==> flow/design.v <==
module alu_design #(parameter W = 16, parameter N = 4) ( 
  clock, reset, CE, INP_valid, MODE, CMD, OPA, OPB, CIN, ERR, RES, OV, COUT, G, L, E);
  input clock;
  input reset;
  input CE;                     
  input [1:0] INP_valid;       
  input MODE;                  
  input [N-1:0] CMD;           
  input [W-1:0] OPA;           
  input [W-1:0] OPB;           
  input CIN;                   
  output reg ERR;              
  output reg [2*W-1:0] RES;    
  output reg OV;               
  output reg COUT;             
  output reg G;                
  output reg L;                
  output reg E;                
parameter SHIFT_W = $clog2(W);
reg [W-1:0] opa_r, opb_r;
reg [N-1:0] cmd_r;
reg [1:0] valid_r;
reg mode_r, cin_r;
reg [2*W - 1:0] res_comb;
reg cout_comb, ov_comb, g_comb, l_comb, e_comb, err_comb;
reg [SHIFT_W-1:0] shift_amount;
always @(posedge clock or posedge reset) begin
  if (reset) begin
    opa_r   <= 0;
    opb_r   <= 0;
    cmd_r   <= 0;
    valid_r <= 0;
    mode_r  <= 0;
    cin_r   <= 0;
  end else if (CE) begin
    opa_r   <= OPA;
    opb_r   <= OPB;
    cmd_r   <= CMD;
    valid_r <= INP_valid;
    mode_r  <= MODE;
    cin_r   <= CIN;
  end
end
always @(*) begin
  res_comb  = 0;
  cout_comb = 0;
  ov_comb   = 0;
  g_comb    = 0;
  l_comb    = 0;
  e_comb    = 0;
  err_comb  = 0;
  shift_amount = 0;
  if (mode_r) begin  
    case (valid_r)
      2'b01: begin  
        case (cmd_r)
          4'b0100: begin
            res_comb  = opa_r + 1;
            cout_comb = res_comb[W];
          end
          4'b0101: begin
            res_comb = opa_r - 1;
            ov_comb  = res_comb[W];
          end
          default: err_comb = 1;
        endcase
      end
      2'b10: begin  
        case (cmd_r)
          4'b0110: begin
            res_comb  = {{W{1'b0}}, opb_r + 1};
            cout_comb = res_comb[W];
          end
          4'b0111: begin
            res_comb = {{W{1'b0}}, opb_r - 1};
            ov_comb  = res_comb[W];
          end
          default: err_comb = 1;
        endcase
      end
      2'b11: begin  
        case (cmd_r)
          4'b0000: begin
            res_comb = opa_r + opb_r;
            cout_comb = res_comb[W];
          end
          4'b0001: begin
            res_comb = opa_r - opb_r;
            ov_comb = (opa_r < opb_r);
          end
          4'b0010: begin
            res_comb = opa_r + opb_r + cin_r;
            cout_comb = res_comb[W];
          end
          4'b0011: begin
            res_comb = opa_r - opb_r - cin_r;
            ov_comb = (opa_r < (opb_r + cin_r));
          end
          4'b1000: begin  
            if (opa_r == opb_r) begin
              e_comb = 1;
              g_comb = 0;
              l_comb = 0;
            end
            else if (opa_r > opb_r) begin
              e_comb = 0;
              g_comb = 1;
              l_comb = 0;
            end
            else begin
              e_comb = 0;
              g_comb = 0;
              l_comb = 1;
            end
          end
          4'b1001:   res_comb = (opa_r + 1) * (opb_r + 1);
          4'b1010: res_comb = (opa_r << 1) * opb_r;
          4'b1011: begin  
                   res_comb = $signed(opa_r) + $signed(opb_r);
                   ov_comb = (($signed(opa_r) > 0 && $signed(opb_r) > 0 && $signed(res_comb[W-1:0]) <= 0) ||
                             ($signed(opa_r) < 0 && $signed(opb_r) < 0 && $signed(res_comb[W-1:0]) >= 0));
                  if ($signed(opa_r) == $signed(opb_r)) begin
                    e_comb = 1;
                    g_comb = 0;
                    l_comb = 0;
                  end
                  else if ($signed(opa_r) > $signed(opb_r)) begin
                    e_comb = 0;
                    g_comb = 1;
                    l_comb = 0;
                  end
                  else begin
                    e_comb = 0;
                    g_comb = 0;
                    l_comb = 1;
                  end
          end
          4'b1100: begin  
                   res_comb = $signed(opa_r) - $signed(opb_r);
                   ov_comb = (($signed(opa_r) >= 0 && $signed(opb_r) < 0 && $signed(res_comb[W-1:0]) < 0) ||
                             ($signed(opa_r) < 0 && $signed(opb_r) >= 0 && $signed(res_comb[W-1:0]) >= 0));
                   if ($signed(opa_r) == $signed(opb_r)) begin
                     e_comb = 1;
                     g_comb = 0;
                     l_comb = 0;
                   end
                   else if ($signed(opa_r) > $signed(opb_r)) begin
                     e_comb = 0;
                     g_comb = 1;
                     l_comb = 0;
                   end
                   else begin
                     e_comb = 0;
                     g_comb = 0;
                     l_comb = 1;
                  end
          end
          default: err_comb = 1;
        endcase
      end
      default: err_comb = 1;
    endcase
  end else begin  
    case (valid_r)
      2'b01: begin  
        case (cmd_r)
          4'b0110:   res_comb = {{W{1'b0}}, ~opa_r};
          4'b1000:  res_comb = {{W{1'b0}}, opa_r >> 1};
          4'b1001:  res_comb = {{W{1'b0}}, opa_r << 1};
          default: err_comb = 1;
        endcase
      end
      2'b10: begin  
        case (cmd_r)
          4'b0111:   res_comb = {{W{1'b0}}, ~opb_r};
          4'b1010:  res_comb = {{W{1'b0}}, opb_r >> 1};
          4'b1011:  res_comb = {{W{1'b0}}, opb_r << 1};
          default: err_comb = 1;
        endcase
      end
      2'b11: begin  
        case (cmd_r)
          4'b0000:   res_comb = {{W{1'b0}}, opa_r & opb_r};
          4'b0001:  res_comb = {{W{1'b0}}, ~(opa_r & opb_r)};
          4'b0010:    res_comb = {{W{1'b0}}, opa_r | opb_r};
          4'b0011:   res_comb = {{W{1'b0}}, ~(opa_r | opb_r)};
          4'b0100:   res_comb = {{W{1'b0}}, opa_r ^ opb_r};
          4'b0101:  res_comb = {{W{1'b0}}, ~(opa_r ^ opb_r)};
          4'b1100: begin  
            if (|opb_r[W-1:SHIFT_W+1])   
              err_comb = 1;
            else begin
              shift_amount = opb_r[SHIFT_W-1:0];
              res_comb = {{W{1'b0}}, (opa_r << shift_amount) | (opa_r >> (W - shift_amount))};
            end
          end
          4'b1101: begin  
            if (|opb_r[W-1:SHIFT_W+1])   
              err_comb = 1;
            else begin
              shift_amount = opb_r[SHIFT_W-1:0];
              res_comb = {{W{1'b0}}, (opa_r >> shift_amount) | (opa_r << (W - shift_amount))};
            end
          end
          default: err_comb = 1;
        endcase
      end
      default: err_comb = 1;
    endcase
  end
end
always @(posedge clock or posedge reset) begin
  if (reset) begin
    RES  <= 0;
    COUT <= 0;
    OV   <= 0;
    G    <= 0;
    L    <= 0;
    E    <= 0;
    ERR  <= 0;
  end else if (CE) begin
    RES  <= res_comb;
    COUT <= cout_comb;
    OV   <= ov_comb;
    G    <= g_comb;
    L    <= l_comb;
    E    <= e_comb;
    ERR  <= err_comb;
  end
end
endmodule
---- From RTL to reports: alu_design ----
Tool output for the design above, in the order of the flow.
Line numbers count from 1 in the design file above.
Cell names lack the library's common part.
The mark - stands for no value.
inputs
  design top .............................. alu_design
  clock port .............................. clock
  cell library ............................ sky130hd
  library corner .......................... tt_025C_1v80

---- Word-level counts ----
Source: Yosys, flattened and elaborated, memories not mapped. Widths are those after wreduce; folded enables and synchronous resets count as part of the registers. Registers that Yosys merges into a memory's read port (data or address) are not register bits. Print and check cells do not count.
cells by class
  equality and inequality tests ........... 18
  reductions and logical operators ........ 20
  bitwise logic cells ..................... 10
  order comparisons ....................... 14
  shifts and indexed selects .............. 4
  add/subtract/negate cells ............... 12
  muxes and demuxes ....................... 50
  multiply operators ...................... 2
operators with widths
  operator                                              number
  multiplier 17 x 17 -> 32 bit                          1
  multiplier 16 x 16 -> 31 bit                          1
  case mux 32 bit (select 8 bit)                        1
  case mux 16 bit (select 3 bit)                        3
  case mux 16 bit (select 8 bit)                        1
  case mux 32 bit (select 2 bit)                        2
  case mux 32 bit (select 3 bit)                        1
  inverter 16 bit                                       5
  >= comparator 16 x 1 -> 1 bit with constant B         4
  less-than comparator 16 x 1 -> 1 bit with constant B  3
  OR 16 bit                                             3
  adder 16 x 1 -> 17 bit with constant B                2
  subtractor 16 x 1 -> 17 bit with constant B           2
  adder 16 x 16 -> 17 bit                               2
  subtractor 16 x 16 -> 17 bit                          2
  > comparator 16 x 1 -> 1 bit with constant B          2
  > comparator 16 bit                                   2
  less-than comparator 16 bit                           2
  == test 16 bit                                        2
  left shift 16 x 32 -> 16 bit                          1
  >> shifter 16 x 32 -> 16 bit                          1
  subtractor 32 x 1 -> 32 bit                           1
  2-to-1 mux 32 bit                                     1
  2-to-1 mux 16 bit                                     2
  2-to-1 mux 1 bit                                      29
  == test 4 bit with constant B                         6
  adder 17 x 1 -> 18 bit                                1
  adder 16 x 1 -> 16 bit                                1
Other operator kinds: 22; their cells: 46.
bit counts
  cells after elaboration ................. 143
  output and inout bits ................... 38
  register bits after elaboration ......... 78
  bits of input ports ..................... 43

---- Depth ----
Longest topological path by Yosys (ltp), each cell counted once; first at word level (registers and memories cut), then after technology mapping (sequential cells cut; the memories' decode and read muxes count).
logic depth
  depth in word-level cells ............... 7
  ABC_AREA ................................ 0
  gate-level depth with buffers ........... 33
  depth with buffers taken out ............ 29

---- Netlist ----
Source: synth_stat.txt of the flow (Yosys; design flattened, memories mapped). It holds for the ABC_AREA given above (unset counts as 0); a run with the other value may have another netlist.
Totals and module areas in this step are rounded.
cell types
  cell type  number
  fa_1       418
  ha_1       273
  inv_1      569
  dfrtp_1    78
  nand2_1    505
  xnor2_1    185
  nor2_1     393
  o21ai_0    168
  a21oi_1    146
  clkbuf_1   165
  mux4_2     25
  o22ai_1    66
  xor2_1     47
  mux2i_1    37
  a221oi_1   42
  nand3_1    58
  a211oi_1   35
  nor3_1     51
Other cell types: 64; their cells: 548.
synthesis totals
  cells in the netlist .................... 3,809
  flip-flops .............................. 78
  buffers ................................. 232
  chip area (Yosys) ....................... 29,900 sq um
  sequential area ......................... 1,950 sq um

---- Path before layout ----
Source: OpenSTA report_checks on the synthesized netlist (no wires, ideal clock, input and output delay 20% of the period each), path of least setup slack; recovery checks are left aside. Register names are those of the netlist, which keeps one name where synthesis merged equal registers.
timing path after synthesis
  path type ............................... register -> register
  start point ............................. register opb_r[0]
  end point ............................... register RES[28]
  arrival ................................. 8.774 ns
  data required time ...................... 8.167 ns
  setup time .............................. 0.133 ns
  slack ................................... -0.607 ns
  buffers on the path ..................... 11
  period .................................. 8.3 ns
  stages .................................. 34
  path delay .............................. 8.907 ns
  launch time at the first pin ............ 0.000 ns
  synthesis period reached ................ 8.907 ns
"path delay" = arrival - input delay + setup time.
"stages" counts driving pins, that of a launching flip-flop among them; a cell with two outputs on the path counts twice.
"synthesis period reached" is the clock period less the worst setup slack; recovery checks do not enter. This is arithmetic on one report: input and output delays are still those of the set period (20% each).
The rows between start and end are the longest chain of elaborated cells between them; the timing report does not say that the signal goes this way. Where chains are equally long, one stands for them.
A line is the first line of the expression or statement that the cell stems from. Yosys adds cells for indexed reads and writes and turns some case tables into memories.
between the ends, after synthesis
  cells stage by stage .................... dfrtp_1 > clkbuf_1 > inv_1 > clkbuf_1 > buf_1 > clkbuf_1 > buf_1 > ha_1 > clkbuf_1 > clkbuf_1 > clkbuf_1 > buf_1 > clkbuf_1 > clkbuf_1 > nand2_1 > fa_1 > inv_1 > fa_1 > fa_1 > inv_1 > fa_1 > inv_1 > ha_1 > a211oi_1 > o21ai_0 > a41o_1 > a221oi_1 > nor3_1 > a311o_1 > a31oi_1 > xor2_1 > nor2_1 > a2111oi_0 > o2bb2ai_1
  cells in the longest elaborated chain ... 5
  elaborated cells on any way between the ends .. 12
  classes of those cells .................. add/sub (6); mul (2); mux (4)
ends and longest elaborated chain, after synthesis
  what                            line  text
  start, declared                 20    reg [W-1:0] opa_r, opb_r;
  start, assigned                 30    opb_r   <= 0;
  start, assigned                 37    opb_r   <= OPB;
  adder 16 x 1 -> 17 bit          116   4'b1001:   res_comb = (opa_r + 1) * (opb_r + 1);
  multiplier 17 x 17 -> 32 bit    116
  case mux 32 bit (select 8 bit)  82    case (cmd_r)
  case mux 32 bit (select 3 bit)  54    case (valid_r)
  2-to-1 mux 32 bit               53    if (mode_r) begin
  end, assigned                   214   RES  <= 0;
  end, assigned                   222   RES  <= res_comb;
  end, declared                   13    output reg [2*W-1:0] RES;

---- Path in the finished layout ----
From the final timing report of run 2: the path of least setup slack in the routed layout; clock arrival at registers is part of the times.
timing path post-layout
  path type ............................... register -> register
  start point ............................. register opa_r[3]
  end point ............................... register RES[31]
  period .................................. 5.26 ns
  arrival ................................. 7.76 ns
  launch time at the first pin ............ 0.41 ns
  stages .................................. 29
  setup time .............................. 0.14 ns
  slack ................................... -2.23 ns
  buffers on the path ..................... 6
  data required time ...................... 5.53 ns
The rows between start and end are the longest chain of elaborated cells between them; the timing report does not say that the signal goes this way. Where chains are equally long, one stands for them.
between the ends, post-layout
  cells stage by stage .................... dfrtp_1 > buf_4 > buf_4 > buf_4 > nand2_1 > fa_2 > fa_1 > inv_1 > fa_1 > inv_1 > fa_1 > fa_1 > inv_1 > fa_1 > ha_1 > nand3_2 > nor3_2 > buf_4 > o211ai_1 > buf_4 > a21oi_2 > nor2_1 > o31ai_1 > buf_4 > a221oi_2 > o31a_1 > xnor2_1 > a221oi_1 > o2bb2ai_1
  cells in the longest elaborated chain ... 5
  elaborated cells on any way between the ends .. 12
  classes of those cells .................. add/sub (6); mul (2); mux (4)
ends and longest elaborated chain, post-layout
  what                            line  text
  start, declared                 20    reg [W-1:0] opa_r, opb_r;
  start, assigned                 29    opa_r   <= 0;
  start, assigned                 36    opa_r   <= OPA;
  adder 16 x 1 -> 17 bit          116   4'b1001:   res_comb = (opa_r + 1) * (opb_r + 1);
  multiplier 17 x 17 -> 32 bit    116
  case mux 32 bit (select 8 bit)  82    case (cmd_r)
  case mux 32 bit (select 3 bit)  54    case (valid_r)
  2-to-1 mux 32 bit               53    if (mode_r) begin
  end, assigned                   214   RES  <= 0;
  end, assigned                   222   RES  <= res_comb;
  end, declared                   13    output reg [2*W-1:0] RES;

Subject: flow runs of alu_design

Hi,

Stored flow runs of alu_design (4 of them; Yosys, OpenROAD, sky130hd). They differ in their settings and are not a sequence. Constraints: input delay and output delay 20% of the set period each, output load 0.01 pF.
"achieved clock period" means the clock period less the worst setup slack. The figure is calculated, with input and output delays left at 20% of the set period.
"allowed time less slack (worst setup path)" = time allowed to the worst setup path (clock period - input delay - output delay, where it has them) - its slack; a late launch clock adds to it, a late capture clock takes from it.
By "total power of the final layout" is meant OpenSTA's value without simulated activity: inputs other than the clock are taken to toggle once in ten clock periods, and the tool carries that through the logic.
Results are given in rounded form.

======== run 1 ========
==> flow/run.sh <==
#!/bin/bash
# the make line also repeats the synthesis and layout settings of config.mk as NAME=value (left out here)
make -C /OpenROAD-flow-scripts/flow DESIGN_CONFIG=/design/flow/config.mk WORK_HOME=/design/flow/orfs CLKGATE_MAP_FILE= finish
==> flow/config.mk <==
export PLATFORM = sky130hd
export DESIGN_NAME = alu_design
export DESIGN_NICKNAME = alu_design
export VERILOG_FILES = /design/flow/design.v
export SDC_FILE = /design/flow/constraint.sdc
export NUM_CORES = 4
export LEC_CHECK = 0
export CAP_MARGIN = 20
export CORE_ASPECT_RATIO = 1.56
export CORE_MARGIN = 2
export CORE_UTILIZATION = 68
export CTS_CLUSTER_DIAMETER = 175
export CTS_CLUSTER_SIZE = 94
export GPL_ROUTABILITY_DRIVEN = 1
export MAX_ROUTING_LAYER = met4
export MIN_ROUTING_LAYER = met2
export PLACE_DENSITY_LB_ADDON = 0.25
export SLEW_MARGIN = 20
==> flow/constraint.sdc <==
create_clock -name core_clock -period 5.47 [get_ports {clock}]
set_input_delay 1.0940 -clock core_clock [delete_from_list [all_inputs] [get_ports {clock}]]
set_output_delay 1.0940 -clock core_clock [all_outputs]
set_load 0.01 [all_outputs]

-------- run 1 --------
  no final report: routing broke off with GRT-0116

======== run 2 ========
==> flow/run.sh <==
#!/bin/bash
# the make line also repeats the synthesis and layout settings of config.mk as NAME=value (left out here)
make -C /OpenROAD-flow-scripts/flow DESIGN_CONFIG=/design/flow/config.mk WORK_HOME=/design/flow/orfs CLKGATE_MAP_FILE= finish
==> flow/config.mk <==
export PLATFORM = sky130hd
export DESIGN_NAME = alu_design
export DESIGN_NICKNAME = alu_design
export VERILOG_FILES = /design/flow/design.v
export SDC_FILE = /design/flow/constraint.sdc
export NUM_CORES = 4
export LEC_CHECK = 0
export CAP_MARGIN = 35
export CELL_PAD_IN_SITES_DETAIL_PLACEMENT = 0
export CORE_ASPECT_RATIO = 0.79
export CORE_MARGIN = 2
export CORE_UTILIZATION = 57
export PLACE_DENSITY_LB_ADDON = 0.08
export SLEW_MARGIN = 20
export TNS_END_PERCENT = 70
==> flow/constraint.sdc <==
create_clock -name core_clock -period 5.26 [get_ports {clock}]
set_input_delay 1.0520 -clock core_clock [delete_from_list [all_inputs] [get_ports {clock}]]
set_output_delay 1.0520 -clock core_clock [all_outputs]
set_load 0.01 [all_outputs]

-------- measured, run 2 --------
  post-route setup TNS .................... -45.1 ns
  allowed time less slack (worst setup path) .. 7.49 ns
  worst path kind ......................... register -> register
  worst setup slack after layout .......... -2.23 ns
  achieved clock period ................... 7.488 ns
  post-synthesis cell area ................ 29,900 sq um
  total power of the final layout ......... 32,200 uW
  die size ................................ 54,300 sq um
  standard-cell area of the final layout .. 37,800 sq um
  final worst hold slack .................. 0.535 ns
  utilization of the finished layout ...... 73.0%

======== run 3 ========
==> flow/run.sh <==
#!/bin/bash
# the make line also repeats the synthesis and layout settings of config.mk as NAME=value (left out here)
make -C /OpenROAD-flow-scripts/flow DESIGN_CONFIG=/design/flow/config.mk WORK_HOME=/design/flow/orfs CLKGATE_MAP_FILE= finish
==> flow/config.mk <==
export PLATFORM = sky130hd
export DESIGN_NAME = alu_design
export DESIGN_NICKNAME = alu_design
export VERILOG_FILES = /design/flow/design.v
export SDC_FILE = /design/flow/constraint.sdc
export NUM_CORES = 4
export LEC_CHECK = 0
export CAP_MARGIN = 20
export CORE_MARGIN = 2
export CORE_UTILIZATION = 45
export PLACE_DENSITY = 0.6
export SLEW_MARGIN = 20
==> flow/constraint.sdc <==
create_clock -name core_clock -period 8.3 [get_ports {clock}]
set_input_delay 1.6600 -clock core_clock [delete_from_list [all_inputs] [get_ports {clock}]]
set_output_delay 1.6600 -clock core_clock [all_outputs]
set_load 0.01 [all_outputs]

-------- measured, run 3 --------
  standard-cell area of the final layout .. 33,000 sq um
  allowed time less slack (worst setup path) .. 8.00 ns
  worst path kind ......................... register -> register
  worst setup slack after layout .......... 0.296 ns
  total power of the final layout ......... 14,400 uW
  final worst hold slack .................. 0.486 ns
  post-synthesis cell area ................ 29,900 sq um
  utilization of the finished layout ...... 50.2%
  post-route setup TNS .................... 0.000 ns
  die size ................................ 68,500 sq um
  achieved clock period ................... 8.004 ns

======== run 4 ========
==> flow/run.sh <==
#!/bin/bash
# the make line also repeats the synthesis and layout settings of config.mk as NAME=value (left out here)
make -C /OpenROAD-flow-scripts/flow DESIGN_CONFIG=/design/flow/config.mk WORK_HOME=/design/flow/orfs CLKGATE_MAP_FILE= finish
==> flow/config.mk <==
export PLATFORM = sky130hd
export DESIGN_NAME = alu_design
export DESIGN_NICKNAME = alu_design
export VERILOG_FILES = /design/flow/design.v
export SDC_FILE = /design/flow/constraint.sdc
export NUM_CORES = 4
export LEC_CHECK = 0
export CAP_MARGIN = 20
export CELL_PAD_IN_SITES_GLOBAL_PLACEMENT = 2
export CORE_ASPECT_RATIO = 1.37
export CORE_MARGIN = 8
export CORE_UTILIZATION = 40
export CTS_CLUSTER_SIZE = 10
export GPL_TIMING_DRIVEN = 0
export MAX_ROUTING_LAYER = met4
export SLEW_MARGIN = 20
export TNS_END_PERCENT = 90
==> flow/constraint.sdc <==
create_clock -name core_clock -period 8.3 [get_ports {clock}]
set_input_delay 1.6600 -clock core_clock [delete_from_list [all_inputs] [get_ports {clock}]]
set_output_delay 1.6600 -clock core_clock [all_outputs]
set_load 0.01 [all_outputs]

-------- measured, run 4 --------
  die size ................................ 83,800 sq um
  worst setup slack after layout .......... 0.056 ns
  allowed time less slack (worst setup path) .. 8.24 ns
  worst path kind ......................... register -> register
  utilization of the finished layout ...... 46.1%
  achieved clock period ................... 8.244 ns
  total power of the final layout ......... 15,600 uW
  final worst hold slack .................. 0.495 ns
  post-route setup TNS .................... 0.000 ns
  post-synthesis cell area ................ 29,900 sq um
  standard-cell area of the final layout .. 34,100 sq um

Regards
